==> flow/design.v <==
`timescale 1ns / 1ps
module BlockA(
	input a,
	input b,
	input c_in,
	output s,
	output g,
	output p
	);
assign s = a ^ b ^ c_in;
assign g = a & b;
assign p = a | b;
endmodule
module BlockB(
	input c_in,
	input G_ij,
	input G_jk,
	input P_ij,
	input P_jk,
	output c_pass,
	output c_out,
	output G_out,
	output P_out
	);
assign G_out = G_jk | (P_jk & G_ij);
assign P_out = P_jk & P_ij;
assign c_pass = c_in;
assign c_out = G_ij | (P_ij & c_in);
endmodule
`timescale 1ns / 1ps
module EightBitAdder(
    input [7:0] a,
    input [7:0] b,
	 input carry_in,
    output [7:0] s,
    output carry_out
    );
		wire c [0:14];
		wire g [0:14];
		wire p [0:14];
		assign c[14] = carry_in;
		assign carry_out = g[14]|(p[14]&carry_in);
		generate
		genvar i;
			for(i = 0; i<8; i = i+1)
			begin: Block_Generator
				BlockA A(
					.a(a[i]),
					.b(b[i]),
					.s(s[i]),
					.g(g[i]),
					.p(p[i]),
					.c_in(c[i])
					);
				if	(i < 7)
					BlockB B(
						.c_in(c[i+8]),
						.c_pass(c[2*i]),
						.c_out(c[2*i+1]),
						.G_ij(g[2*i]),
						.G_jk(g[2*i+1]),
						.G_out(g[i+8]),
						.P_ij(p[2*i]),
						.P_jk(p[2*i+1]),
						.P_out(p[i+8])
						);
			end
		endgenerate
endmodule
`timescale 1ns / 1ps
module AddSubCLA129Bits(
		input [128:0] a,
		input [128:0] b,
		input add_sub,
		output [128:0] s,
		output carry_out
		);
		wire c [0:254];
		wire g [0:254];
		wire p [0:254];
		wire b_add_sub [128:0];
		wire [1:0] g_con, p_con;
		wire c_con;
		assign carry_out = (g_con[1]|(p_con[1]&add_sub))^add_sub;
		generate
		genvar i;
			for(i = 0; i<129; i = i+1)
			begin: Block_Generator
				if (i < 128)
					BlockA A(
						.a(a[i]),
						.b(b_add_sub[i]),
						.s(s[i]),
						.g(g[i]),
						.p(p[i]),
						.c_in(c[i])
						);
				if	(i < 127)
					BlockB B(
						.c_in(c[i+128]),
						.c_pass(c[2*i]),
						.c_out(c[2*i+1]),
						.G_ij(g[2*i]),
						.G_jk(g[2*i+1]),
						.G_out(g[i+128]),
						.P_ij(p[2*i]),
						.P_jk(p[2*i+1]),
						.P_out(p[i+128])
						);
				assign b_add_sub[i] = b[i]^add_sub;
			end
		endgenerate
		BlockA LastBit_A(
			.a(a[128]),
			.b(b_add_sub[128]),
			.s(s[128]),
			.g(g_con[0]),
			.p(p_con[0]),
			.c_in(c_con)
			);
		BlockB B_08(
			.c_in(add_sub),
			.c_pass(c[254]),
			.c_out(c_con),
			.G_ij(g[254]),
			.G_jk(g_con[0]),
			.G_out(g_con[1]),
			.P_ij(p[254]),
			.P_jk(p_con[0]),
			.P_out(p_con[1])
			);
endmodule
`timescale 1ns / 1ps
module SequentialNonrestoringDivider128Bit(
    input [127:0] dividend_q,
    input [127:0] divisor_m,
    input clk,
	 input reset_n,
    output [127:0] quotient,
	 output [127:0] remainder,
	 output done
    );
	parameter [2:0] 	START = 3'b000,
							SHIFT = 3'b001,
							ACCUM = 3'b010,
							FIX_REMAINDER = 3'b011,
							DONE = 3'b100;
	reg [2:0] state;
	reg [7:0] count;
	reg [127:0] q_shift;
	reg [129:0] a_shift;
	reg add_sub_control;
	wire [129:0] add_sub_out;
	wire [7:0] count_plusone;
	EightBitAdder count_inc (
		.a(count),
		.b(8'b0),
		.carry_in(1'b1),
		.s(count_plusone),
		.carry_out()
		);
	wire add_sub_carry;
	AddSubCLA129Bits add_sub (
		.a(a_shift[128:0]), 
		.b({1'b0, divisor_m}), 
		.add_sub(add_sub_control), 
		.s(add_sub_out[128:0]), 
		.carry_out(add_sub_carry)
		);
	assign add_sub_out[129] = a_shift[129] ^ add_sub_carry;
	always @(posedge clk or negedge reset_n)
	begin
		if (!reset_n) 
			state <= START;
		else
		begin
			case (state)
				START: 			begin
									q_shift <= dividend_q;
									a_shift <= 130'h0;
									add_sub_control <= 1;
									count <= 8'h00;
									state <= SHIFT;
									end
				SHIFT: 			begin
									count <= count + 1;
									{a_shift, q_shift} <= {a_shift[128:0], q_shift, 1'b0};
									state <= ACCUM;
									end
				ACCUM:			begin
									a_shift <= add_sub_out[129:0];
									if (add_sub_out[129])
										begin
										add_sub_control <= 0;
										q_shift[0] <= 0;
										end
									else
										begin
										add_sub_control <= 1;
										q_shift[0] <= 1;
										end
									state <= (count == 8'b10000000)? FIX_REMAINDER : SHIFT;
									end
				FIX_REMAINDER:	begin
									if (a_shift[129])
										begin
										add_sub_control <= 0;
										a_shift <= add_sub_out[129:0];
										state <= FIX_REMAINDER;
										end
									else
										begin
										state <= DONE;
										end
									end
				DONE:				begin
									state <= DONE;
									end
			endcase
		end
	end
	assign done = state[2];
	assign quotient = q_shift;
	assign remainder = a_shift[127:0];
endmodule
Step by step through the tools: SequentialNonrestoringDivider128Bit --
The steps from the RTL of SequentialNonrestoringDivider128Bit to its reports follow in flow order. Line numbers count from 1 in the design file above. Operators: Yosys type, input widths -> output width; for muxes data width and select width s. Library cell names are shortened. Not given: --
Design: design top SequentialNonrestoringDivider128Bit, clock clk, standard-cell library sky130hd, timing corner tt_025C_1v80

Word-level counts --
Counts by Yosys on the flattened word-level netlist (proc, flatten, opt, wreduce). Print and check cells are left out. Cells with the same type and inputs are merged into one.
Storage and ports: bits in registers 270, bits in latches 0, memory bits (writable) 0, memory bits (read-only) 0, word width x clocked read ports 0, memories 0, bits of input ports 258, output and inout bits 257
Cells by class: $add $sub $neg 1, multiply operators 0, div/mod/pow operators 0, $lt $le $gt $ge 0, equality and inequality tests 6, shift-type cells 0, muxes and demuxes 11, bitwise logic cells 1288, reduce/logical cells 11
Operators with widths (count):
- $pmux 130 s4 | 1
- $and 1x1->1 | 514
- $xor 1x1->1 | 388
- $or 1x1->1 | 386
- $pmux 127 s2 | 1
- $mux 130 | 1
- $pmux 8 s2 | 1
- $pmux 3 s5 | 1
- $add 8x1->8 const B | 1
- $eq 8x8->1 const B | 1
- $reduce_and 2->1 | 3
- $eq 3x2->1 const B | 2
- $reduce_and 3->1 | 2
- $reduce_bool 3->1 | 2
- $pmux 1 s3 | 2
- $reduce_bool 5->1 | 1
- $reduce_bool 4->1 | 1
- $eq 3x1->1 const B | 1
- $eq 3x3->1 const B | 1
- $logic_not 3->1 | 1
- $mux 3 | 1
- $ne 2x2->1 const B | 1
- $reduce_bool 2->1 | 1
- $mux 2 | 1
- $mux 1 | 2

Depth --
Longest topological path by Yosys (ltp), each cell counted once; first at word level (registers and memories cut), then after technology mapping (sequential cells cut; the memories' decode and read muxes count).
Depth: depth after elaboration 30, ABC_AREA 1, mapped depth 30

Synthesis result --
Source: synth_stat.txt of the flow (Yosys; design flattened, memories mapped). It holds for the ABC_AREA given above (unset counts as 0); a run with the other value may have another netlist. The area totals of this step are shown rounded.
Synthesis totals: mapped cells 2346, mapped area 22000 um2, sequential area 8100 um2, flip-flop cells 270, buffer cells 199
Cell types:
- edfxtp_1 | count 267, total area 8017.69 um2
- ha_1 | count 261, total area 3.27E+03 um2
- nand2_1 | count 535, total area 2.01E+03 um2
- inv_1 | count 393, total area 1.48E+03 um2
- xnor2_1 | count 153, total area 1.34E+03 um2
- fa_1 | count 63, total area 1261.21 um2
- buf_4 | count 128, total area 960.922 um2
- o22ai_1 | count 93, total area 581.808 um2
- xor2_1 | count 43, total area 376.611 um2
- a21oi_1 | count 50, total area 250.24 um2
- nor2_1 | count 61, total area 228.97 um2
- nand3_1 | count 45, total area 225.216 um2
- o21ai_0 | count 42, total area 210.202 um2
- clkbuf_1 | count 50, total area 187.68 um2
- a21o_1 | count 16, total area 120.115 um2
- nor2_2 | count 19, total area 118.864 um2
- o21bai_1 | count 14, total area 105.101 um2
- a31oi_1 | count 15, total area 93.84 um2
Other cell types: 27; their cells: 98.

Worst setup path after synthesis --
Source: OpenSTA report_checks on the synthesized netlist (no wires, ideal clock, input and output delay 20% of the period each), path of least setup slack; recovery checks are left aside. Register names are those of the netlist, which keeps one name where synthesis merged equal registers.
Timing path post-synthesis: path kind input-to-reg, start input reset_n, end register a_shift[0], clock period 5500 ps, external input delay 1100 ps, library setup time 660 ps, launch time at the first pin 1100 ps, arrival 7439 ps, path slack -2599 ps, delay of the path 6999 ps, stages 2, path buffers 0, synthesis period reached 8099 ps
"delay of the path" is the arrival time less input delay plus setup time. "stages": output pins that drive a net of the path, with the launching flip-flop's if there is one; two outputs of one cell count as two. "synthesis period reached" = period - worst setup slack (recovery checks aside). The figure is calculated, with input and output delays left at 20% of the set period. Between the ends stands the longest chain of elaborated cells between them, by number of cells; it is not shown to be the way that was timed. Of several equally long chains one is given. Each line given opens the expression or statement behind the cell; cells for indexed reads and writes are added by Yosys, which also makes memories of some case tables. At most two assigning lines are given for a register; there are more.
On the way, post-synthesis: cells stage by stage nand2_1 -> a21oi_1, cells in the longest elaborated chain 1
RTL lines, path post-synthesis:
- start, declared | line 138 | input reset_n,
- $reduce_and 3->1
- end, assigned | line 191 | a_shift <= add_sub_out[129:0];
- end, assigned | line 208 | a_shift <= add_sub_out[129:0];
- end, declared | line 151 | reg [129:0] a_shift;

Timing after layout --
From the final timing report of run 1: the path of least setup slack in the routed layout; clock arrival at registers is part of the times. The report prints the path's times to 10 ps; the period is as set.
Timing path post-layout: path kind reg-to-reg, start register add_sub_control, end register a_shift[63], clock period 5500 ps, library setup time 240 ps, launch time at the first pin 590 ps, arrival 4770 ps, path slack 1040 ps, stages 19, path buffers 2
Between the ends stands the longest chain of elaborated cells between them, by number of cells; it is not shown to be the way that was timed. Of several equally long chains one is given. At most two assigning lines are given for a register; there are more.
On the way, post-layout: cells stage by stage edfxtp_1 -> buf_12 -> buf_12 -> xor2_1 -> inv_1 -> ha_1 -> nor2_1 -> nand3_1 -> nor2_1 -> nand2_1 -> nor2_2 -> nor2_1 -> o21bai_1 -> a21oi_1 -> o21bai_1 -> a21oi_1 -> fa_1 -> xor2_1 -> o22ai_1, cells in the longest elaborated chain 26
RTL lines, path post-layout:
- start, declared | line 152 | reg add_sub_control;
- start, assigned | line 181 | add_sub_control <= 1;
- start, assigned | line 194 | add_sub_control <= 0;
- $xor 1x1->1 | line 110 | assign b_add_sub[i] = b[i]^add_sub;
- $or 1x1->1 | line 12 | assign p = a | b;
- $and 1x1->1 | line 25 | assign G_out = G_jk | (P_jk & G_ij);
- $or 1x1->1 | line 25
- $and 1x1->1 | line 25
- $or 1x1->1 | line 25
- $and 1x1->1 | line 25
- [12 not listed]
- $and 1x1->1 | line 28 | assign c_out = G_ij | (P_ij & c_in);
- $or 1x1->1 | line 28
- $and 1x1->1 | line 28
- $or 1x1->1 | line 28
- $xor 1x1->1 | line 10 | assign s = a ^ b ^ c_in;
- $mux 130 | line 205 | if (a_shift[129])
- $pmux 130 s4 | line 177 | case (state)
- end, assigned | line 191 | a_shift <= add_sub_out[129:0];
- end, assigned | line 208 | a_shift <= add_sub_out[129:0];
- end, declared | line 151 | reg [129:0] a_shift;

Data sheet: physical implementation of SequentialNonrestoringDivider128Bit

SequentialNonrestoringDivider128Bit through Yosys and OpenROAD on sky130hd: 4 stored runs, unordered, with their settings and measured results. The constraints put input and output delay at 20% of the set period each and load the outputs with 0.01 pF.
"clock period reached" means the clock period less the worst setup slack. The figure is calculated, with input and output delays left at 20% of the set period.
"power consumption": no workload was simulated; the value follows from the tool's default switching activity.
Results are given in rounded form.

* Run 1 | settings: ABC_AREA 1; CELL_PAD_IN_SITES_DETAIL_PLACEMENT 1; CELL_PAD_IN_SITES_GLOBAL_PLACEMENT 3; CORE_MARGIN 7; CORE_UTILIZATION 23; CTS_CLUSTER_DIAMETER 263; CTS_CLUSTER_SIZE 68; HOLD_SLACK_MARGIN 0.07; MAX_ROUTING_LAYER met4; PLACE_DENSITY 0.64; SLEW_MARGIN 25; TNS_END_PERCENT 60; period_ns 5.5; CAP_MARGIN 20 | results: cell area after synthesis 22000 um2; die footprint 100000 um2; utilization after routing 0.3; setup slack of the worst path 1000 ps; summed negative setup slack 0 ps; power consumption 0.0046 W; clock period reached 4465 ps
* Run 2 | settings: CORE_UTILIZATION 40; period_ns 5.26; CAP_MARGIN 20; CORE_MARGIN 2; SLEW_MARGIN 20 | results: cell area after synthesis 21000 um2; die footprint 55000 um2; utilization after routing 0.54; setup slack of the worst path 300 ps; summed negative setup slack 0 ps; power consumption 0.0056 W; clock period reached 4960 ps
* Run 3 | settings: CAP_MARGIN 15; CELL_PAD_IN_SITES_DETAIL_PLACEMENT 1; CELL_PAD_IN_SITES_GLOBAL_PLACEMENT 1; CORE_MARGIN 10; CORE_UTILIZATION 45; SETUP_SLACK_MARGIN 0.4; period_ns 6.58; SLEW_MARGIN 20 | results: cell area after synthesis 21000 um2; die footprint 57000 um2; utilization after routing 0.58; setup slack of the worst path 1000 ps; summed negative setup slack 0 ps; power consumption 0.0043 W; clock period reached 5545 ps
* Run 4 | settings: CELL_PAD_IN_SITES_DETAIL_PLACEMENT 2; CORE_UTILIZATION 40; CTS_CLUSTER_DIAMETER 37; MIN_ROUTING_LAYER met2; period_ns 4.89; CAP_MARGIN 20; CORE_MARGIN 2; SLEW_MARGIN 20 | unfinished; error DPL-0033 in clock tree synthesis
